==> flow/design.v <==
`timescale 1ns / 1ps
module AES_Composite_enc(Kin, Din, Dout, Krdy, Drdy, Kvld, Dvld, EN, BSY, CLK, RSTn, cc_out);  
   input  [127:0] Kin;   
   input [127:0]  Din;   
   output [127:0] Dout;  
   input          Krdy;  
   input          Drdy;  
   output         Kvld;  
   output         Dvld;  
   input          EN;    
   output         BSY;   
   input          CLK;   
   input          RSTn;  
   reg [127:0]    dat,key, rkey;
   reg [15:0]      dat0,dat1,dat2,dat3,dat4,dat5,dat6,dat7;   
   wire [127:0]   dat_next,rkey_next;
   wire [15:0] dat_next0;
   reg [79:0]      rnd;  
   reg [7:0]      rcon; 
   reg            sel;   
   reg            Dvld, Kvld, BSY;
   wire           rst;
	reg [79:0]      store;
   reg            m;
   reg [1:0]      n;
   reg [2:0]      k;
   reg [3:0]      l;
   reg [3:0] d;
   reg [7:0] i;  
   (* keep = "true" *) (* s = "true" *) output reg [31:0] cc_out;
   reg [31:0] R;
   wire [31:0] r;
   wire [31:0] b;
	reg [3:0] j;
	reg on;
assign rst = ~RSTn;
aes_core dut1(sel,i,dat,dat0,dat1,dat2,dat3,dat4,dat5,dat6,rkey_next,dat_next,dat_next0); 
KeyExpantion keyexpantion (.kin(rkey), .kout(rkey_next), .rcon(rcon));
always @(posedge CLK or posedge rst) begin
      if (rst)     Dvld <= 0;
      else if (EN) Dvld <= sel;
   end
   always @(posedge CLK or posedge rst) begin
      if (rst) Kvld <= 0;
      else if (EN) Kvld <= Krdy;
   end
   always @(posedge CLK or posedge rst) begin
      if (rst) BSY <= 0;
      else if (EN) BSY <= Drdy || (rnd[79:1] | sel);
   end  
 always@(posedge CLK or posedge rst)
 begin
  if(rst) i<=8'd0; 
  else if (EN) begin
       if(i[7])         i<=8'd1;
       else if(Drdy)    i<=8'd1;
       else if(~rnd[0]) i<={i[6:0],i[7]};
 end
 end
 always @(posedge CLK or posedge rst) begin
      if (rst)     sel <= 0;
      else if (EN) sel <= rnd[79];
   end
 always @(posedge CLK or posedge rst) begin
      if (rst)
      begin
              dat <= 128'h0;
              dat7<=16'h0;
      end
      else if (EN) begin
         if (Drdy)   
         begin             
         dat <= Din ^ Kin;
         end
         else if ((i[7]) && (~rnd[0]|sel)) 
            begin
            dat <= dat_next;   
            dat7<=dat_next0;   
            end
      end
   end
 always @(posedge CLK or posedge rst) begin
      if (rst)                 dat0 <= 16'h0;
      else if (EN) begin
          if ((i[0]) && (~rnd[0]|sel))  dat0 <= dat_next0;   
      end
   end
 always @(posedge CLK or posedge rst) begin
      if (rst)                 dat1 <= 16'h0;
      else if (EN) begin
          if ((i[1]) && (~rnd[0]|sel))  dat1 <= dat_next0; 
      end
   end
 always @(posedge CLK or posedge rst) begin
      if (rst)                 dat2 <= 16'h0;
      else if (EN) begin
          if ((i[2]) && (~rnd[0]|sel))  dat2 <= dat_next0; 
      end
   end
  always @(posedge CLK or posedge rst) begin
      if (rst)                 dat3 <= 16'h0;
      else if (EN) begin
          if ((i[3]) && (~rnd[0]|sel))  dat3<= dat_next0; 
      end
   end
always @(posedge CLK or posedge rst) begin
      if (rst)                 dat4 <= 16'h0;
      else if (EN) begin
          if ((i[4]) && (~rnd[0]|sel))  dat4<= dat_next0; 
      end
   end
always @(posedge CLK or posedge rst) begin
      if (rst)                 dat5 <= 16'h0;
      else if (EN) begin
          if ((i[5]) && (~rnd[0]|sel))  dat5<= dat_next0; 
      end
   end
always @(posedge CLK or posedge rst) begin
      if (rst)                 dat6 <= 16'h0;
      else if (EN) begin
          if ((i[6]) && (~rnd[0]|sel))  dat6<= dat_next0; 
      end
   end
 assign Dout = dat; 
 always @(posedge CLK or posedge rst) begin
      if (rst)     key <= 128'h0;
      else if (EN)
        if (Krdy)  key <= Kin;
   end
   always @(posedge CLK or posedge rst) begin
      if (rst)         rkey <= 128'h0;
      else if (EN) begin
         if (Krdy)        rkey <= Kin;
         else if (rnd[0] && ~on) rkey <= key;
         else if (i[7] && (~rnd[0]|sel)) rkey <= rkey_next;
      end
   end 
 always @(posedge CLK or posedge rst) begin
     if (rst)          rcon <= 8'h01;
     else if (EN) begin
        if (Drdy)    rcon <= 8'h01;
        else if ((i[7])&& ~rnd[0]) rcon <= xtime(rcon);
     end
   end
   function [7:0] xtime;
      input [7:0] x;
      xtime = (x[7]==1'b0)? {x[6:0],1'b0} : {x[6:0],1'b0} ^ 8'h1B;
   endfunction
	always @(posedge CLK or posedge rst) begin
      if (rst)                 m <= 1'b0;
		else if (m!=1'b0)           m <= 1'b0;
      else if (EN && (~store[0]) && (rnd[8] | rnd[72]) && d[0])   m <= 1'b1;
      else m <= 1'b0;
   end
   always @(posedge CLK or posedge rst) begin
      if (rst)                 n <= 2'b00;
		else if (n!=2'd0)           n <= {1'b0,n[1]};
      else if (EN && (~store[0]) && (rnd[8] | rnd[72]) && d[1])   n <= 2'b10;
		else n <= 2'd0;
   end
   always @(posedge CLK or posedge rst) begin
      if (rst)                 k <= 3'b000;
		else if (k!=3'd0)           k <= {1'b0,k[2:1]};    
      else if (EN && (~store[0]) && (rnd[8] | rnd[72]) && d[2])   k <= 3'b100;
		else k <= 3'd0;
   end
   always @(posedge CLK or posedge rst) begin
      if (rst)                 l <= 4'b0000;
		else if (l!=4'd0)           l <= {1'b0,l[3:1]};
      else if (EN && (~store[0]) && (rnd[8] | rnd[72]) && d[2])   l <= 4'b1000;
		else l <= 4'd0;
   end
	always @ (posedge CLK or posedge rst) begin
	   if (rst) on <= 1'b0;
		else if (rnd[8] | rnd[72] && ~store[0]) on <= 1'b1;
		else if ((!m) && (!n) && (!k) && (!l)) on <= 1'b0;
	end
	wire h = (on && (!m) && (!n) && (!k) && (!l));
	always @(posedge CLK or posedge rst) begin
      if (rst)    begin    rnd <= 80'd1;  store <= 80'd1; end
      else if (EN) begin
         if (Drdy)  begin       rnd <= {rnd[78:0], rnd[79]};  store <= 80'd0; end
         else if ((rnd[8] | rnd[72] && ~store[0]) || h)  begin 
                 if(store==80'd0) begin store <= {rnd[78:0], rnd[79]}; rnd <= 80'd1;  end
                 else if ((!m) && (!n) && (!k) && (!l)) begin rnd <= store; store <= 80'd0; end    
         end
			else if(~rnd[0])  rnd <= {rnd[78:0],rnd[79]};
      end
   end
   assign r = R;
   assign b = cc_out;
   always @ (posedge CLK or posedge rst) begin
   if (rst) R <= 32'hffffffff;
	else R <= cc_out;
   end
    always @ (posedge CLK or posedge rst) begin
      if (rst) j <= 4'd0;
		else if (sel) j <= 4'd0;
      else if (i[7]) j <= j + 4'd1;
      else j <= j;
    end
	wire g = ((|rnd[8:0]) || (j == 4'd9)) && BSY;
	always @ (*) begin
     if (rst) cc_out <= R;
     else if (g) begin  
		 case (dat_next0[1:0]%4)
         2'd0: cc_out[31:0] <= (r[0]==0)?(r[31:0]>>1):(r[31:0]<<1)+r[31:0]+32'd1;
         2'd1: cc_out[31:0] <= (r[0]==0)?(r[31:0]>>1):(r[31:0]<<2)+32'd1;
         2'd2: cc_out[31:0] <= (r[0]==0)?(r[31:0]>>1):(r[31:0]<<2)+r[31:0]+32'd1;
         2'd3: cc_out[31:0] <= (r[0]==0)?(r[31:0]>>1):(r[31:0]<<2)+(r[31:0]<<1)+32'd1;
         default: cc_out <= R;
       endcase
     end
     else cc_out <= R;
    end
	 wire [1:0]  p;
    assign p=cc_out%4;
    always@(*) begin
     case(p)
     0: begin d=4'b0001; end
     1: begin d=4'b0010; end
     2: begin d=4'b0100; end
     3: begin d=4'b1000; end
     endcase
	 end
endmodule
module aes_core(sel,i,dat,din0,din1,din2,din3,din4,din5,din6,k,datout,dout);
input sel;
input [7:0]i;
input [15:0] din0,din1,din2,din3,din4,din5,din6;
output reg[15:0] dout;
input [127:0] dat,k;
output [127:0] datout;
reg [15:0] a;
wire [15:0]b;  
wire [127:0]data,data1,data2;
wire [127:0] rx;  
wire [127:0] rs;  
wire [31:0] mx0,mx1,mx2,mx3;  
wire [31:0] my0,my1,my2,my3;  
masoleh f(a,b);
always@(*)begin 
    case(i)
    8'd1: begin
        a<=dat[127:112];
        dout<=b;
    end
    8'd2: begin
        a<=dat[111:96];
        dout<=b;
    end
    8'd4: begin
        a<=dat[95:80];
        dout<=b;
    end
    8'd8: begin
        a<=dat[79:64];
        dout<=b;
    end
    8'd16: begin
        a<=dat[63:48];
        dout<=b;
    end
    8'd32: begin
        a<=dat[47:32];
        dout<=b;
    end
    8'd64: begin
        a<=dat[31:16];
        dout<=b;
    end
    8'd128: begin
        a<=dat[15:0];
        dout<=b;
    end
	 default: begin
	     a<=dat[15:0];
        dout<=b;
	 end
    endcase
end
row_shift f17(rx,rs);
MixColumns f18(mx0,my0);
MixColumns f19(mx1,my1);
MixColumns f20(mx2,my2);
MixColumns f21(mx3,my3);
 assign data={din0,din1,din2,din3,din4,din5,din6,b};
 assign rx=data;
 assign data1=rs;
 assign {mx0,mx1,mx2,mx3}=data1;
 assign data2={my0,my1,my2,my3};
 assign datout=(sel)?data1^k:data2^k;
endmodule
module MixColumns(x, y);
   input  [31:0]  x;
   output [31:0]  y;
   wire [7:0]    a0, a1, a2, a3;
   wire [7:0]    b0, b1, b2, b3;
   assign a0 = x[31:24];
   assign a1 = x[23:16];
   assign a2 = x[15: 8];
   assign a3 = x[ 7: 0];
   assign b0 = xtime(a0);
   assign b1 = xtime(a1);
   assign b2 = xtime(a2);
   assign b3 = xtime(a3);
   assign y[31:24] =    b0 ^ a1^b1 ^ a2    ^ a3;
   assign y[23:16] = a0        ^b1 ^ a2^b2 ^ a3;
   assign y[15: 8] = a0    ^ a1        ^b2 ^ a3^b3;
   assign y[ 7: 0] = a0^b0 ^ a1    ^ a2        ^b3;
   function [7:0] xtime;
      input [7:0] x;
      xtime = (x[7]==1'b0)? {x[6:0],1'b0} : {x[6:0],1'b0} ^ 8'h1B;
   endfunction
endmodule  
module KeyExpantion (kin, kout, rcon);
   input [127:0]  kin;
   output [127:0] kout;
   input [7:0] 	  rcon;
   wire [31:0]   ws,wr, w0, w1, w2, w3;
   wire [15:0] ws1,ws2;
   masoleh max1({kin[23:16],kin[15:8]},ws1);
   masoleh max2({kin[7:0],kin[31:24]},ws2);
   assign ws={ws1,ws2};
   assign wr = {(ws[31:24] ^ rcon), ws[23:0]};
   assign w0 = wr ^ kin[127:96];
   assign w1 = w0 ^ kin[95:64];
   assign w2 = w1 ^ kin[63:32];
   assign w3 = w2 ^ kin[31:0];
   assign kout = {w0, w1, w2, w3};
endmodule  
module masoleh(x,y);  
input [15:0] x;
output [15:0] y;
wire [7:0] byte_in1, byte_in2;
wire [7:0] byte_out1, byte_out2;
assign byte_in1 = x[15:8];
assign byte_in2 = x[7:0];
Newlight_sbox cm1(byte_in1, byte_out1);
Newlight_sbox cm2(byte_in2, byte_out2);
assign y = {byte_out1, byte_out2};
endmodule
module Newlight_sbox( input [7:0] g,
                      output [7:0] s
    );
wire y1,y2,y3,y4,y5,y6,y7,y8,y9,y10,y11,y12,y13,y14,y15,y16,y17,y18;
wire l1,l2,l3,l4;
wire x1,x2,x3,x4;
wire r1,r2,r3,r4,r5,r6,r7,r8,r9,r10,r11,r12;
In_tf m1 (.g(g),.a0(y1),.a1(y2),.a2(y3),.a3(y4),.b0(y5),.b1(y6),.b2(y7),.b3(y8),
          .a01(y9),.a02(y10),.a13(y11),.a23(y12),.ap(y13),.b01(y14),.b02(y15),.b13(y16),.b23(y17),.bp(y18)   );
expo_comp m2 (.a0(y1) ,.a1(y2),.a2(y3),.a3(y4),.b0(y5),.b1(y6),.b2(y7),.b3(y8),
           .a01(y9),.a02(y10),.a13(y11),.a23(y12),.ap(y13),.b01(y14),.b02(y15),.b13(y16),.b23(y17),.bp(y18),.d0(l1),.d1(l2),.d2(l3),.d3(l4));
Inv_4 m3 (   .d0(l1),.d1(l2),.d2(l3),.d3(l4),.e0(x1),.e1(x2),.e2(x3),.e3(x4)  );
mul_out m4 ( .e0(x1),.e1(x2),.e2(x3),.e3(x4),.a0(y1),.a1(y2),.a2(y3),.a3(y4),.b0(y5),.b1(y6),.b2(y7),.b3(y8),
             .a01(y9),.a02(y10),.a13(y11),.a23(y12),.ap(y13),.b01(y14),.b02(y15),.b13(y16),.b23(y17),.bp(y18),
             .w0(r1),.w1(r2),.w2(r3),.w3(r4),.w4(r5),.w5(r6),.z0(r7),.z1(r8),.z2(r9),.z3(r10),.z4(r11),.z5(r12) );
out_tf m5 (  .w0(r1),.w1(r2),.w2(r3),.w3(r4),.w4(r5),.w5(r6),.z0(r7),.z1(r8),.z2(r9),.z3(r10),.z4(r11),.z5(r12),.s(s));            
endmodule
module In_tf(input [7:0] g,
             output a0,a1,a2,a3,b0,b1,b2,b3,
             output a01,a02,a13,a23,ap,b01,b02,b13,b23,bp
             );
             wire t0,t1;
assign a0 = b3^g[4];
assign a1 = a13^a3;
assign a2 = b3^g[7];
assign a3 = b3^g[1];
assign b0 = g[0];
assign b1 = b01^g[0];
assign b2 = b0^b02;
assign b3 = b23^b2;
assign a01 = a23^ap;
assign a02 = g[7]^g[4];
assign a13 = g[7]^g[2];
assign a23 = g[7]^g[1];
assign ap = g[4]^g[2];
assign b01 = t0^a01;
assign b02 = t1^g[6];
assign b13 = b02^bp;
assign b23 = t1^g[5];
assign bp = b23^b01;
assign t0 = g[3]^g[2];
assign t1 = t0^g[1]; 
endmodule
module expo_comp( input a0,a1,a2,a3,b0,b1,b2,b3,a01,a02,a13,a23,ap,b01,b02,b13,b23,bp,
                  output d0,d1,d2,d3  );
assign d0 = ~(a01&b01)^(~(a02&b02))^(~(a0&b0))^(~(a13|b13));
assign d1 = ~(a01&b01)^(~(a02|b02))^(~(a1&b1))^(~(ap&bp));
assign d2 = ~(a2|b2)^(~(a13&b13))^(~(a23&b23))^(~(a02&b02));
assign d3 = ~(a3&b3)^(~(ap&bp))^(~(a23|b23))^(~(a02&b02));                 
endmodule
module Inv_4( input d0,d1,d2,d3,
              output e0,e1,e2,e3 );
   assign e0 = d3&(d0^d1) | d2&((~d0)|d3);
   assign e1 = (~d2)&d3&(d0^~d1) | d2&(d1|(~d3));           
   assign e2 = d1&(d2^d3) | d0&((~d2)|d1);   
   assign e3 = (~d0)&d1&(d2^~d3) | d0&(d3 | (~d1));       
endmodule
module mul_out( input a0,a1,a2,a3,b0,b1,b2,b3,a01,a02,a13,a23,ap,b01,b02,b13,b23,bp,
                      e0,e1,e2,e3,
                output w0,w1,w2,w3,w4,w5,
                output z0,z1,z2,z3,z4,z5      
    );
  wire e02,e13;
assign  e02 = e0^e2;
assign  e13 = e1^e3;
assign w0 = ~(b1&e0)^(~(b01&e1)); 
assign w1 = ~(b0&e1)^(~(b01&e0));
assign w2 = ~(b3&e2)^(~(b23&e3));
assign w3 = ~(b2&e3)^(~(b23&e2));
assign w4 = ~(b13&e13)^(~(b02&e02));
assign w5 = ~(bp&e13)^(~(b13&e02));
assign z0 = ~(a1&e0)^(~(a01&e1));
assign z1 = ~(a0&e1)^(~(a01&e0));
assign z2 = ~(a3&e2)^(~(a23&e3));
assign z3 = ~(a2&e3)^(~(a23&e2));
assign z4 = ~(a13&e13)^(~(a02&e02));
assign z5 = ~(ap&e13)^(~(a13&e02));   
endmodule
module out_tf( input w0,w1,w2,w3,w4,w5,
               input z0,z1,z2,z3,z4,z5,
               output [7:0] s
                                         );
 wire t2,t3,t4,t5,t6;                                        
 assign t2 = w3^z1^z5;                                        
 assign t3 = w0^w2;
 assign t4 = w3^w5;
 assign t5 = w0^w4;  
 assign t6 = t5^z2;
 assign s[7] = t2^w5;
 assign s[6] = t4^~s[4];
 assign s[5] = t6^~z4;
 assign s[4] = t2^w1;
 assign s[3] = t3^s[4];
 assign s[2] = t6^z0^s[7];
 assign s[1] = t5^t4^s[0];
 assign s[0] = ~(t3^z3^z5);
endmodule
module row_shift(sb,rs);
input [127:0] sb;
output reg [127:0] rs;
always@(sb)
begin
       rs[127:120] = sb[127:120];  
       rs[119:112] = sb[87:80];  
       rs[111:104] = sb[47:40];  
       rs[103:96]  = sb[7:0];    
       rs[95:88]   = sb[95:88];  
       rs[87:80]   = sb[55:48];  
       rs[79:72]   = sb[15:8];   
       rs[71:64]   = sb[103:96]; 
       rs[63:56]   = sb[63:56];  
       rs[55:48]   = sb[23:16];  
       rs[47:40]   = sb[111:104]; 
       rs[39:32]   = sb[71:64];  
       rs[31:24]   = sb[31:24];  
       rs[23:16]   = sb[119:112];  
       rs[15:8]    = sb[79:72];  
       rs[7:0]     = sb[39:32];  
end                 
endmodule
Hand-over note for AES_Composite_enc

Tool chain data of AES_Composite_enc
Each step is given for the RTL above and for the edited RTL.
"orig" refers to lines of the RTL above, "edited" to lines of the edited file.
"change" is "edited" less "orig", of the values as shown; "rel_change_pct" is that difference over "orig", in percent.
Operators carry their Yosys type and port widths (W data, S select, Z words).
Cell names lack the library's common part.
{"block": "inputs", "design": "AES_Composite_enc", "clock_port": "CLK", "cell_library": "sky130hd", "corner": "tt_025C_1v80"}

Diff
Unified diff, file above to edited file.
This change comes from a script, not from a designer. The edited design behaves differently; no optimisation was intended.
begin of diff
@@ -1,5 +1,5 @@
 `timescale 1ns / 1ps
-module AES_Composite_enc(Kin, Din, Dout, Krdy, Drdy, Kvld, Dvld, EN, BSY, CLK, RSTn, cc_out);  
-   input  [127:0] Kin;   
+module AES_Composite_enc(Kin_pad, Din, Dout, Krdy, Drdy, Kvld, Dvld, EN, BSY, CLK, RSTn, cc_out);  
+   input  [127:0] Kin_pad;   
    input [127:0]  Din;   
    output [127:0] Dout;  
@@ -29,4 +29,6 @@
    reg [7:0] i;  
    (* keep = "true" *) (* s = "true" *) output reg [31:0] cc_out;
+   reg [127:0] Kin;
+   always @(posedge CLK) Kin <= Kin_pad;
    reg [31:0] R;
    wire [31:0] r;
end of diff

Elaborated design
Counts by Yosys on the flattened word-level netlist (proc, flatten, opt, wreduce; memories kept). Register bits leave out memories and registers merged into their read ports (data or address). Print and check cells are left out. Cells with the same type and inputs are merged into one.
{"block": "classes", "item": "n_logic", "orig": 1061, "edited": 1061, "change": 0, "rel_change_pct": 0.00}
{"block": "classes", "item": "n_eq", "orig": 17, "edited": 17, "change": 0, "rel_change_pct": 0.00}
{"block": "classes", "item": "n_mux", "orig": 58, "edited": 58, "change": 0, "rel_change_pct": 0.00}
{"block": "classes", "item": "reduce_and_logical", "orig": 60, "edited": 60, "change": 0, "rel_change_pct": 0.00}
{"block": "classes", "item": "addsub", "orig": 8, "edited": 8, "change": 0, "rel_change_pct": 0.00}
{"block": "ops", "operator": "$xor A1 B1 Y1", "orig": 372, "edited": 372, "change": 0, "rel_change_pct": 0.00}
{"block": "ops", "operator": "$and A1 B1 Y1", "orig": 252, "edited": 252, "change": 0, "rel_change_pct": 0.00}
{"block": "ops", "operator": "$not A1 Y1", "orig": 249, "edited": 249, "change": 0, "rel_change_pct": 0.00}
{"block": "ops", "operator": "$or A1 B1 Y1", "orig": 74, "edited": 74, "change": 0, "rel_change_pct": 0.00}
{"block": "ops", "operator": "$xor A8 B8 Y8", "orig": 65, "edited": 65, "change": 0, "rel_change_pct": 0.00}
{"block": "ops", "operator": "$logic_and A1 B1 Y1", "orig": 24, "edited": 24, "change": 0, "rel_change_pct": 0.00}
{"block": "ops", "operator": "$xnor A1 B1 Y1", "orig": 24, "edited": 24, "change": 0, "rel_change_pct": 0.00}
{"block": "ops", "operator": "$mux W5", "orig": 17, "edited": 17, "change": 0, "rel_change_pct": 0.00}
{"block": "ops", "operator": "$not A4 Y4", "orig": 17, "edited": 17, "change": 0, "rel_change_pct": 0.00}
{"block": "ops", "operator": "$reduce_and A2 Y1", "orig": 13, "edited": 13, "change": 0, "rel_change_pct": 0.00}
{"block": "ops", "operator": "$mux W80", "orig": 9, "edited": 9, "change": 0, "rel_change_pct": 0.00}
{"block": "ops", "operator": "$mux W128", "orig": 6, "edited": 6, "change": 0, "rel_change_pct": 0.00}
{"block": "ops", "operator": "$mux W32", "orig": 6, "edited": 6, "change": 0, "rel_change_pct": 0.00}
{"block": "ops", "operator": "$reduce_bool A2 Y1", "orig": 6, "edited": 6, "change": 0, "rel_change_pct": 0.00}
{"block": "ops", "operator": "$mux W8", "orig": 5, "edited": 5, "change": 0, "rel_change_pct": 0.00}
{"block": "ops", "operator": "$add A32 B1 Y32 const B", "orig": 4, "edited": 4, "change": 0, "rel_change_pct": 0.00}
{"block": "ops", "operator": "$eq A2 B2 Y1 const B", "orig": 4, "edited": 4, "change": 0, "rel_change_pct": 0.00}
{"block": "ops", "operator": "$mux W1", "orig": 4, "edited": 4, "change": 0, "rel_change_pct": 0.00}
{"block": "ops", "operator": "$mux W4", "orig": 4, "edited": 4, "change": 0, "rel_change_pct": 0.00}
{"block": "ops", "operator": "$xor A32 B32 Y32", "orig": 4, "edited": 4, "change": 0, "rel_change_pct": 0.00}
{"block": "ops", "operator": "$add A32 B32 Y32", "orig": 3, "edited": 3, "change": 0, "rel_change_pct": 0.00}
{"block": "ops", "operator": "$reduce_bool A3 Y1", "orig": 3, "edited": 3, "change": 0, "rel_change_pct": 0.00}
{"block": "ops", "operator": "$xor A128 B128 Y128", "orig": 3, "edited": 3, "change": 0, "rel_change_pct": 0.00}
{"block": "ops", "operator": "$eq A2 B1 Y1 const B", "orig": 2, "edited": 2, "change": 0, "rel_change_pct": 0.00}
{"block": "ops", "operator": "$logic_not A2 Y1", "orig": 2, "edited": 2, "change": 0, "rel_change_pct": 0.00}
{"block": "ops", "operator": "$logic_or A1 B1 Y1", "orig": 2, "edited": 2, "change": 0, "rel_change_pct": 0.00}
{"block": "ops", "operator": "$mux W2", "orig": 2, "edited": 2, "change": 0, "rel_change_pct": 0.00}
{"block": "ops", "operator": "$mux W3", "orig": 2, "edited": 2, "change": 0, "rel_change_pct": 0.00}
Not every row of either side is listed.
{"block": "bits", "item": "elab_cells", "orig": 1231, "edited": 1232, "change": 1, "rel_change_pct": 0.08}
{"block": "bits", "item": "output_inout_bits", "orig": 163, "edited": 163, "change": 0, "rel_change_pct": 0.00}
{"block": "bits", "item": "in_bits", "orig": 261, "edited": 261, "change": 0, "rel_change_pct": 0.00}
{"block": "bits", "item": "register_bits", "orig": 723, "edited": 851, "change": 128, "rel_change_pct": 17.70}

Depth
Yosys ltp: most cells in a row. Word level: on the elaborated netlist, between registers, memories and ports. Mapped: between sequential cells and ports; inverters and the memories' decode and read muxes count.
{"block": "depth", "item": "depth_word", "orig": 34, "edited": 34, "change": 0, "rel_change_pct": 0.00}
{"block": "depth", "item": "abc_area", "orig": "0", "edited": "0"}
{"block": "depth", "item": "mapped_depth", "orig": 45, "edited": 45, "change": 0, "rel_change_pct": 0.00}
{"block": "depth", "item": "ltp_nobuf", "orig": 37, "edited": 38, "change": 1, "rel_change_pct": 2.70}

Synthesis result
The flow's flattened synthesis, as Yosys stat reports it; memories are mapped. The netlist is that of the ABC_AREA named above (0 if unset); the other value can give another one.
{"block": "mapped", "item": "ffs", "orig": 723, "edited": 851, "change": 128, "rel_change_pct": 17.70}
{"block": "mapped", "item": "n_buf", "orig": 511, "edited": 527, "change": 16, "rel_change_pct": 3.13}
{"block": "mapped", "item": "stdcells", "orig": 6466, "edited": 6858, "change": 392, "rel_change_pct": 6.06}
{"block": "mapped", "item": "seqArea_um2", "orig": 18136.1, "edited": 20698.6, "change": 2562.5, "rel_change_pct": 14.13}
{"block": "mapped", "item": "yosys_area_um2", "orig": 54013.1, "edited": 56903.3, "change": 2890.2, "rel_change_pct": 5.35}
{"block": "types", "cell_type": "nand2_1", "orig": 932, "edited": 1389, "change": 457, "rel_change_pct": 49.03}
{"block": "types", "cell_type": "mux2_2", "orig": 145, "edited": 10, "change": -135, "rel_change_pct": -93.10}
{"block": "types", "cell_type": "dfxtp_1", "orig": 0, "edited": 128, "change": 128}
{"block": "types", "cell_type": "nor2_1", "orig": 449, "edited": 349, "change": -100, "rel_change_pct": -22.27}
{"block": "types", "cell_type": "a21oi_1", "orig": 503, "edited": 430, "change": -73, "rel_change_pct": -14.51}
{"block": "types", "cell_type": "o21ai_0", "orig": 708, "edited": 762, "change": 54, "rel_change_pct": 7.63}
{"block": "types", "cell_type": "xnor2_1", "orig": 860, "edited": 822, "change": -38, "rel_change_pct": -4.42}
{"block": "types", "cell_type": "xor2_1", "orig": 328, "edited": 366, "change": 38, "rel_change_pct": 11.59}
{"block": "types", "cell_type": "a211oi_1", "orig": 102, "edited": 83, "change": -19, "rel_change_pct": -18.63}
{"block": "types", "cell_type": "nand3b_1", "orig": 43, "edited": 61, "change": 18, "rel_change_pct": 41.86}
{"block": "types", "cell_type": "and3_1", "orig": 47, "edited": 64, "change": 17, "rel_change_pct": 36.17}
{"block": "types", "cell_type": "o22ai_1", "orig": 21, "edited": 9, "change": -12, "rel_change_pct": -57.14}
{"block": "types", "cell_type": "o211ai_1", "orig": 18, "edited": 30, "change": 12, "rel_change_pct": 66.67}
{"block": "types", "cell_type": "mux2i_1", "orig": 53, "edited": 63, "change": 10, "rel_change_pct": 18.87}
{"block": "types", "cell_type": "clkbuf_1", "orig": 443, "edited": 451, "change": 8, "rel_change_pct": 1.81}
{"block": "types", "cell_type": "a21o_1", "orig": 40, "edited": 47, "change": 7, "rel_change_pct": 17.50}
{"block": "types", "cell_type": "or3_1", "orig": 26, "edited": 19, "change": -7, "rel_change_pct": -26.92}
{"block": "types", "cell_type": "nand4_1", "orig": 35, "edited": 29, "change": -6, "rel_change_pct": -17.14}
Not every row of either side is listed.
By module: a second synthesis without flattening, with its own total; a netlist apart from the flattened one above.
{"block": "hier_totals", "item": "hier_cells", "orig": 5638, "edited": 5793, "change": 155, "rel_change_pct": 2.75}
{"block": "hier_totals", "item": "hier_area_um2", "orig": 54034.3, "edited": 56792.0, "change": 2757.7, "rel_change_pct": 5.10}
Rows give one instance, submodules left out.
{"block": "by_module_orig", "mod": "AES_Composite_enc", "cells": 3881, "mod_seq_area_um2": 18136.1, "area_um2": 36956.7, "instances": 1}
{"block": "by_module_orig", "mod": "MixColumns", "cells": 82, "mod_seq_area_um2": 0.0, "area_um2": 1342.5, "instances": 4}
{"block": "by_module_orig", "mod": "aes_core", "cells": 394, "mod_seq_area_um2": 0.0, "area_um2": 3415.8, "instances": 1}
{"block": "by_module_orig", "mod": "In_tf", "cells": 29, "mod_seq_area_um2": 0.0, "area_um2": 334.1, "instances": 6}
{"block": "by_module_orig", "mod": "KeyExpantion", "cells": 175, "mod_seq_area_um2": 0.0, "area_um2": 1550.2, "instances": 1}
{"block": "by_module_orig", "mod": "mul_out", "cells": 38, "mod_seq_area_um2": 0.0, "area_um2": 212.7, "instances": 6}
{"block": "by_module_orig", "mod": "out_tf", "cells": 16, "mod_seq_area_um2": 0.0, "area_um2": 170.2, "instances": 6}
{"block": "by_module_orig", "mod": "row_shift", "cells": 128, "mod_seq_area_um2": 0.0, "area_um2": 960.9, "instances": 1}
{"block": "by_module_orig", "mod": "expo_comp", "cells": 24, "mod_seq_area_um2": 0.0, "area_um2": 152.6, "instances": 6}
{"block": "by_module_orig", "mod": "Inv_4", "cells": 15, "mod_seq_area_um2": 0.0, "area_um2": 93.8, "instances": 6}
{"block": "by_module_orig", "mod": "Newlight_sbox", "cells": 0, "mod_seq_area_um2": 0.0, "area_um2": 0.0, "instances": 6}
{"block": "by_module_orig", "mod": "masoleh", "cells": 0, "mod_seq_area_um2": 0.0, "area_um2": 0.0, "instances": 3}
{"block": "by_module_edited", "mod": "AES_Composite_enc", "cells": 4036, "mod_seq_area_um2": 20698.6, "area_um2": 39714.3, "instances": 1}
{"block": "by_module_edited", "mod": "MixColumns", "cells": 82, "mod_seq_area_um2": 0.0, "area_um2": 1342.5, "instances": 4}
{"block": "by_module_edited", "mod": "aes_core", "cells": 394, "mod_seq_area_um2": 0.0, "area_um2": 3415.8, "instances": 1}
{"block": "by_module_edited", "mod": "In_tf", "cells": 29, "mod_seq_area_um2": 0.0, "area_um2": 334.1, "instances": 6}
{"block": "by_module_edited", "mod": "KeyExpantion", "cells": 175, "mod_seq_area_um2": 0.0, "area_um2": 1550.2, "instances": 1}
{"block": "by_module_edited", "mod": "mul_out", "cells": 38, "mod_seq_area_um2": 0.0, "area_um2": 212.7, "instances": 6}
{"block": "by_module_edited", "mod": "out_tf", "cells": 16, "mod_seq_area_um2": 0.0, "area_um2": 170.2, "instances": 6}
{"block": "by_module_edited", "mod": "row_shift", "cells": 128, "mod_seq_area_um2": 0.0, "area_um2": 960.9, "instances": 1}
{"block": "by_module_edited", "mod": "expo_comp", "cells": 24, "mod_seq_area_um2": 0.0, "area_um2": 152.6, "instances": 6}
{"block": "by_module_edited", "mod": "Inv_4", "cells": 15, "mod_seq_area_um2": 0.0, "area_um2": 93.8, "instances": 6}
{"block": "by_module_edited", "mod": "Newlight_sbox", "cells": 0, "mod_seq_area_um2": 0.0, "area_um2": 0.0, "instances": 6}
{"block": "by_module_edited", "mod": "masoleh", "cells": 0, "mod_seq_area_um2": 0.0, "area_um2": 0.0, "instances": 3}

Worst setup path after synthesis
OpenSTA on the mapped netlist: ideal clock, no wires. The path of least setup slack (recovery checks aside). Input and output delay are each 20% of the period. Register names are those of the netlist, which keeps one name where synthesis merged equal registers.
{"block": "synth_path", "item": "path_type", "orig": "register to output", "edited": "register to output"}
{"block": "synth_path", "item": "start", "orig": "register i[1]", "edited": "register i[7]"}
{"block": "synth_path", "item": "end", "orig": "output port cc_out[16]", "edited": "output port cc_out[20]"}
{"block": "synth_path", "item": "out_delay_ps", "orig": 2800, "edited": 2800, "change": 0, "rel_change_pct": 0.00}
{"block": "synth_path", "item": "required_ps", "orig": 11200, "edited": 11200, "change": 0, "rel_change_pct": 0.00}
{"block": "synth_path", "item": "t_arrival_ps", "orig": 8818, "edited": 8413, "change": -405, "rel_change_pct": -4.59}
{"block": "synth_path", "item": "stages", "orig": 40, "edited": 42, "change": 2, "rel_change_pct": 5.00}
{"block": "synth_path", "item": "path_buffers", "orig": 5, "edited": 8, "change": 3, "rel_change_pct": 60.00}
{"block": "synth_path", "item": "launch_ps", "orig": 0, "edited": 0, "change": 0}
{"block": "synth_path", "item": "delay_ps", "orig": 8818, "edited": 8413, "change": -405, "rel_change_pct": -4.59}
{"block": "synth_path", "item": "period_ps", "orig": 14000, "edited": 14000, "change": 0, "rel_change_pct": 0.00}
{"block": "synth_path", "item": "path_slack_ps", "orig": 2382, "edited": 2787, "change": 405}
{"block": "synth_path", "item": "period_less_setup_slack_ps", "orig": 11618, "edited": 11213, "change": -405, "rel_change_pct": -3.49}
"delay_ps" is the arrival time less input delay plus setup time.
At an output port there is no setup time.
"stages": output pins that drive a net of the path, with the launching flip-flop's if there is one; two outputs of one cell count as two.
"period_less_setup_slack_ps" = period - worst setup slack (recovery checks aside). The figure is calculated, with input and output delays left at 20% of the set period.
Between the ends stands the longest chain of elaborated cells between them, by number of cells; it is not shown to be the way that was timed. Of several equally long chains one is given.
Each line given opens the expression or statement behind the cell; cells for indexed reads and writes are added by Yosys, which also makes memories of some case tables.
At most two assigning lines are given for a register; there are more.
{"block": "synth_via_orig", "path_cell_list": "dfrtp_1 > buf_6 > or4_4 > or3_4 > and4_1 > buf_2 > nor4_4 > nor2_2 > xnor2_1 > xnor2_1 > ha_1 > or4_1 > a22oi_1 > xnor2_1 > xnor2_1 > xnor2_1 > inv_1 > ha_1 > [4 not listed] > xor2_2 > xnor3_1 > clkbuf_1 > inv_1 > ha_1 > clkbuf_1 > clkinv_1 > a21oi_1 > or2_2 > clkbuf_1 > nor2_1 > nor2_1 > a21oi_1 > o21ai_0 > a21oi_1 > o21ai_0 > o21ai_0 > o21ai_0", "elab_chain_cells": 29, "cells_between": 141, "classes_between": "10 x eq/ne; 4 x mux; 126 x logic; 1 x reduce/logical"}
{"block": "synth_lines_orig", "item": "start, declared", "line": 29, "source": "reg [7:0] i;"}
{"block": "synth_lines_orig", "item": "start, assigned", "line": 53, "source": "if(rst) i<=8'd0;"}
{"block": "synth_lines_orig", "item": "start, assigned", "line": 57, "source": "else if(~rnd[0]) i<={i[6:0],i[7]};"}
{"block": "synth_lines_orig", "item": "$eq A8 B7 Y1", "line": 243, "source": "case(i)"}
{"block": "synth_lines_orig", "item": "$pmux W16 S7", "line": 243}
{"block": "synth_lines_orig", "item": "$xor A1 B1 Y1", "line": 383, "source": "assign t0 = g[3]^g[2];"}
{"block": "synth_lines_orig", "item": "$xor A1 B1 Y1", "line": 384, "source": "assign t1 = t0^g[1];"}
{"block": "synth_lines_orig", "item": "$xor A1 B1 Y1", "line": 379, "source": "assign b02 = t1^g[6];"}
{"block": "synth_lines_orig", "item": "$xor A1 B1 Y1", "line": 371, "source": "assign b2 = b0^b02;"}
{"block": "synth_lines_orig", "item": "$xor A1 B1 Y1", "line": 372, "source": "assign b3 = b23^b2;"}
{"block": "synth_lines_orig", "item": "[14 not listed]"}
{"block": "synth_lines_orig", "item": "$xor A1 B1 Y1 x2", "line": 438, "source": "assign s[0] = ~(t3^z3^z5);"}
{"block": "synth_lines_orig", "item": "$not A1 Y1", "line": 438}
{"block": "synth_lines_orig", "item": "$xor A1 B1 Y1", "line": 437, "source": "assign s[1] = t5^t4^s[0];"}
{"block": "synth_lines_orig", "item": "$eq A2 B2 Y1", "line": 206, "source": "case (dat_next0[1:0]%4)"}
{"block": "synth_lines_orig", "item": "$pmux W32 S4", "line": 206}
{"block": "synth_lines_orig", "item": "$mux W32", "line": 205, "source": "else if (g) begin"}
{"block": "synth_lines_orig", "item": "$mux W32", "line": 204, "source": "if (rst) cc_out <= R;"}
{"block": "synth_lines_orig", "item": "end, declared", "line": 30, "source": "(* keep = \"true\" *) (* s = \"true\" *) output reg [31:0] cc_out;"}
Nets of the timed path that keep an RTL name, with a line that drives or declares them; the list need not be complete.
{"block": "synth_nets_orig", "net": "dat_next0[0]", "line": 438}
{"block": "synth_via_edited", "path_cell_list": "dfrtp_1 > or4_1 > buf_2 > buf_4 > a211oi_2 > a2111oi_4 > o21a_1 > a211oi_2 > xnor2_1 > ha_1 > buf_1 > inv_1 > xnor2_1 > and2_1 > o2111ai_1 > o211ai_2 > xnor2_2 > buf_2 > [6 not listed] > or2_0 > buf_2 > o311a_1 > a31oi_2 > xor2_1 > inv_1 > ha_1 > clkbuf_1 > nor2_1 > nor2_1 > or2_2 > clkbuf_1 > nor2_1 > nor2_1 > a221oi_1 > o21ai_0 > a31oi_1 > o21ai_0", "elab_chain_cells": 29, "cells_between": 141, "classes_between": "10 x eq/ne; 4 x mux; 126 x logic; 1 x reduce/logical"}
{"block": "synth_lines_edited", "item": "start, declared", "line": 29, "source": "reg [7:0] i;"}
{"block": "synth_lines_edited", "item": "start, assigned", "line": 55, "source": "if(rst) i<=8'd0;"}
{"block": "synth_lines_edited", "item": "start, assigned", "line": 59, "source": "else if(~rnd[0]) i<={i[6:0],i[7]};"}
{"block": "synth_lines_edited", "item": "$eq A8 B7 Y1", "line": 245, "source": "case(i)"}
{"block": "synth_lines_edited", "item": "$pmux W16 S7", "line": 245}
{"block": "synth_lines_edited", "item": "$xor A1 B1 Y1", "line": 385, "source": "assign t0 = g[3]^g[2];"}
{"block": "synth_lines_edited", "item": "$xor A1 B1 Y1", "line": 386, "source": "assign t1 = t0^g[1];"}
{"block": "synth_lines_edited", "item": "$xor A1 B1 Y1", "line": 381, "source": "assign b02 = t1^g[6];"}
{"block": "synth_lines_edited", "item": "$xor A1 B1 Y1", "line": 373, "source": "assign b2 = b0^b02;"}
{"block": "synth_lines_edited", "item": "$xor A1 B1 Y1", "line": 374, "source": "assign b3 = b23^b2;"}
{"block": "synth_lines_edited", "item": "[14 not listed]"}
{"block": "synth_lines_edited", "item": "$xor A1 B1 Y1 x2", "line": 440, "source": "assign s[0] = ~(t3^z3^z5);"}
{"block": "synth_lines_edited", "item": "$not A1 Y1", "line": 440}
{"block": "synth_lines_edited", "item": "$xor A1 B1 Y1", "line": 439, "source": "assign s[1] = t5^t4^s[0];"}
{"block": "synth_lines_edited", "item": "$eq A2 B2 Y1", "line": 208, "source": "case (dat_next0[1:0]%4)"}
{"block": "synth_lines_edited", "item": "$pmux W32 S4", "line": 208}
{"block": "synth_lines_edited", "item": "$mux W32", "line": 207, "source": "else if (g) begin"}
{"block": "synth_lines_edited", "item": "$mux W32", "line": 206, "source": "if (rst) cc_out <= R;"}
{"block": "synth_lines_edited", "item": "end, declared", "line": 30, "source": "(* keep = \"true\" *) (* s = \"true\" *) output reg [31:0] cc_out;"}

Path in the finished layout
From the final timing report of each run of set A: the path of least setup slack in the routed layout; clock arrival at registers is part of the times.
The report prints the path's times to 10 ps; the period is as set.
{"block": "layout_path", "item": "path_type", "orig": "register to output", "edited": "register to output"}
{"block": "layout_path", "item": "start", "orig": "register i[1]", "edited": "register i[5]"}
{"block": "layout_path", "item": "end", "orig": "output port cc_out[9]", "edited": "output port cc_out[19]"}
{"block": "layout_path", "item": "path_slack_ps", "orig": 740, "edited": 530, "change": -210}
{"block": "layout_path", "item": "launch_ps", "orig": 740, "edited": 740, "change": 0, "rel_change_pct": 0.00}
{"block": "layout_path", "item": "out_delay_ps", "orig": 2720, "edited": 2720, "change": 0, "rel_change_pct": 0.00}
{"block": "layout_path", "item": "path_buffers", "orig": 4, "edited": 2, "change": -2, "rel_change_pct": -50.00}
{"block": "layout_path", "item": "stages", "orig": 37, "edited": 39, "change": 2, "rel_change_pct": 5.41}
{"block": "layout_path", "item": "period_ps", "orig": 13600, "edited": 13600, "change": 0, "rel_change_pct": 0.00}
{"block": "layout_path", "item": "required_ps", "orig": 10880, "edited": 10880, "change": 0, "rel_change_pct": 0.00}
{"block": "layout_path", "item": "t_arrival_ps", "orig": 10140, "edited": 10350, "change": 210, "rel_change_pct": 2.07}
Between the ends stands the longest chain of elaborated cells between them, by number of cells; it is not shown to be the way that was timed. Of several equally long chains one is given.
At most two assigning lines are given for a register; there are more.
{"block": "layout_via_orig", "path_cell_list": "dfrtp_1 > or4_4 > or3_4 > nand4_1 > buf_6 > nor2_1 > a21oi_4 > xnor2_4 > ha_1 > or4_1 > a22oi_1 > xnor2_1 > xnor2_1 > xnor2_1 > inv_1 > ha_1 > or2_2 > mux2i_1 > a211oi_1 > buf_4 > mux4_2 > a21o_1 > xnor2_1 > xor2_1 > buf_4 > inv_1 > ha_1 > clkinv_1 > a21oi_1 > or2_2 > nor2_1 > nor2_4 > a221oi_1 > o221ai_1 > o21ai_0 > o21ai_0 > clkdlybuf4s50_1", "elab_chain_cells": 29, "cells_between": 141, "classes_between": "10 x eq/ne; 4 x mux; 126 x logic; 1 x reduce/logical"}
{"block": "layout_lines_orig", "item": "start, declared", "line": 29, "source": "reg [7:0] i;"}
{"block": "layout_lines_orig", "item": "start, assigned", "line": 53, "source": "if(rst) i<=8'd0;"}
{"block": "layout_lines_orig", "item": "start, assigned", "line": 57, "source": "else if(~rnd[0]) i<={i[6:0],i[7]};"}
{"block": "layout_lines_orig", "item": "$eq A8 B7 Y1", "line": 243, "source": "case(i)"}
{"block": "layout_lines_orig", "item": "$pmux W16 S7", "line": 243}
{"block": "layout_lines_orig", "item": "$xor A1 B1 Y1", "line": 383, "source": "assign t0 = g[3]^g[2];"}
{"block": "layout_lines_orig", "item": "$xor A1 B1 Y1", "line": 384, "source": "assign t1 = t0^g[1];"}
{"block": "layout_lines_orig", "item": "$xor A1 B1 Y1", "line": 379, "source": "assign b02 = t1^g[6];"}
{"block": "layout_lines_orig", "item": "$xor A1 B1 Y1", "line": 371, "source": "assign b2 = b0^b02;"}
{"block": "layout_lines_orig", "item": "$xor A1 B1 Y1", "line": 372, "source": "assign b3 = b23^b2;"}
{"block": "layout_lines_orig", "item": "[14 not listed]"}
{"block": "layout_lines_orig", "item": "$xor A1 B1 Y1 x2", "line": 438, "source": "assign s[0] = ~(t3^z3^z5);"}
{"block": "layout_lines_orig", "item": "$not A1 Y1", "line": 438}
{"block": "layout_lines_orig", "item": "$xor A1 B1 Y1", "line": 437, "source": "assign s[1] = t5^t4^s[0];"}
{"block": "layout_lines_orig", "item": "$eq A2 B2 Y1", "line": 206, "source": "case (dat_next0[1:0]%4)"}
{"block": "layout_lines_orig", "item": "$pmux W32 S4", "line": 206}
{"block": "layout_lines_orig", "item": "$mux W32", "line": 205, "source": "else if (g) begin"}
{"block": "layout_lines_orig", "item": "$mux W32", "line": 204, "source": "if (rst) cc_out <= R;"}
{"block": "layout_lines_orig", "item": "end, declared", "line": 30, "source": "(* keep = \"true\" *) (* s = \"true\" *) output reg [31:0] cc_out;"}
{"block": "layout_via_edited", "path_cell_list": "dfrtp_1 > or4_4 > buf_4 > a211oi_1 > a211o_2 > nor3_1 > o31ai_2 > inv_2 > ha_2 > inv_1 > xnor2_4 > nor2b_1 > mux2i_1 > xnor2_1 > inv_1 > ha_1 > nor2_1 > o2111a_1 > [3 not listed] > or3_1 > a211o_1 > and4_4 > xor2_2 > inv_1 > ha_1 > nor2_1 > nor2_1 > or2_4 > nor2_1 > nor2_2 > a21oi_1 > o21ai_0 > a21oi_1 > o21ai_0 > o21ai_0 > o21ai_0 > clkdlybuf4s50_1", "elab_chain_cells": 29, "cells_between": 141, "classes_between": "10 x eq/ne; 4 x mux; 126 x logic; 1 x reduce/logical"}
{"block": "layout_lines_edited", "item": "start, declared", "line": 29, "source": "reg [7:0] i;"}
{"block": "layout_lines_edited", "item": "start, assigned", "line": 55, "source": "if(rst) i<=8'd0;"}
{"block": "layout_lines_edited", "item": "start, assigned", "line": 59, "source": "else if(~rnd[0]) i<={i[6:0],i[7]};"}
{"block": "layout_lines_edited", "item": "$eq A8 B7 Y1", "line": 245, "source": "case(i)"}
{"block": "layout_lines_edited", "item": "$pmux W16 S7", "line": 245}
{"block": "layout_lines_edited", "item": "$xor A1 B1 Y1", "line": 385, "source": "assign t0 = g[3]^g[2];"}
{"block": "layout_lines_edited", "item": "$xor A1 B1 Y1", "line": 386, "source": "assign t1 = t0^g[1];"}
{"block": "layout_lines_edited", "item": "$xor A1 B1 Y1", "line": 381, "source": "assign b02 = t1^g[6];"}
{"block": "layout_lines_edited", "item": "$xor A1 B1 Y1", "line": 373, "source": "assign b2 = b0^b02;"}
{"block": "layout_lines_edited", "item": "$xor A1 B1 Y1", "line": 374, "source": "assign b3 = b23^b2;"}
{"block": "layout_lines_edited", "item": "[14 not listed]"}
{"block": "layout_lines_edited", "item": "$xor A1 B1 Y1 x2", "line": 440, "source": "assign s[0] = ~(t3^z3^z5);"}
{"block": "layout_lines_edited", "item": "$not A1 Y1", "line": 440}
{"block": "layout_lines_edited", "item": "$xor A1 B1 Y1", "line": 439, "source": "assign s[1] = t5^t4^s[0];"}
{"block": "layout_lines_edited", "item": "$eq A2 B2 Y1", "line": 208, "source": "case (dat_next0[1:0]%4)"}
{"block": "layout_lines_edited", "item": "$pmux W32 S4", "line": 208}
{"block": "layout_lines_edited", "item": "$mux W32", "line": 207, "source": "else if (g) begin"}
{"block": "layout_lines_edited", "item": "$mux W32", "line": 206, "source": "if (rst) cc_out <= R;"}
{"block": "layout_lines_edited", "item": "end, declared", "line": 30, "source": "(* keep = \"true\" *) (* s = \"true\" *) output reg [31:0] cc_out;"}

Flow runs
Both versions went through the flow (Yosys, OpenROAD) with the same settings in each pair. Constraints: input delay and output delay 20% of the set period each, output load 0.01 pF.
{"block": "settings_set_A", "CORE_UTILIZATION": 40, "period_ns": 13.6, "CAP_MARGIN": 20, "CORE_MARGIN": 2, "SLEW_MARGIN": 20}
{"block": "measured_set_A", "item": "post_synth_area_um2", "orig": 54013.1, "edited": 56903.3, "change": 2890.2, "rel_change_pct": 5.35}
{"block": "measured_set_A", "item": "tns_setup_ps", "orig": 0, "edited": 0, "change": 0}
{"block": "measured_set_A", "item": "achieved_period_ps", "orig": 12856, "edited": 13065, "change": 209, "rel_change_pct": 1.63}
{"block": "measured_set_A", "item": "hold_ws_ps", "orig": 378, "edited": 373, "change": -5}
{"block": "measured_set_A", "item": "stdcell_area_um2", "orig": 63154.3, "edited": 66332.4, "change": 3178.1, "rel_change_pct": 5.03}
{"block": "measured_set_A", "item": "ws_setup_ps", "orig": 744, "edited": 535, "change": -209}
{"block": "measured_set_A", "item": "utilization_pct", "orig": 47.2, "edited": 46.9, "change": -0.3}
{"block": "measured_set_A", "item": "design_die_area_um2", "orig": 137986.0, "edited": 145291.0, "change": 7305.0, "rel_change_pct": 5.29}
{"block": "settings_set_B", "ABC_AREA": 0, "CORE_ASPECT_RATIO": 0.71, "CORE_MARGIN": 3, "CORE_UTILIZATION": 24, "GPL_TIMING_DRIVEN": 1, "PLACE_DENSITY_LB_ADDON": 0.22, "SETUP_SLACK_MARGIN": 0.46, "SLEW_MARGIN": 15, "TNS_END_PERCENT": 95, "period_ns": 23.7, "CAP_MARGIN": 20}
{"block": "measured_set_B", "item": "post_synth_area_um2", "orig": 54013.1, "edited": 56903.3, "change": 2890.2, "rel_change_pct": 5.35}
{"block": "measured_set_B", "item": "tns_setup_ps", "orig": 0, "edited": 0, "change": 0}
{"block": "measured_set_B", "item": "achieved_period_ps", "orig": 17833, "edited": 18084, "change": 251, "rel_change_pct": 1.41}
{"block": "measured_set_B", "item": "hold_ws_ps", "orig": 377, "edited": 373, "change": -4}
{"block": "measured_set_B", "item": "stdcell_area_um2", "orig": 64028.9, "edited": 67402.1, "change": 3373.2, "rel_change_pct": 5.27}
{"block": "measured_set_B", "item": "ws_setup_ps", "orig": 5867, "edited": 5616, "change": -251}
{"block": "measured_set_B", "item": "utilization_pct", "orig": 28.7, "edited": 28.8, "change": 0.1}
{"block": "measured_set_B", "item": "design_die_area_um2", "orig": 230867.0, "edited": 243061.0, "change": 12194.0, "rel_change_pct": 5.28}
By "achieved_period_ps" is meant the clock period of the run minus its worst setup slack. This is arithmetic on one report: input and output delays are still those of the set period (20% each).

End of note.
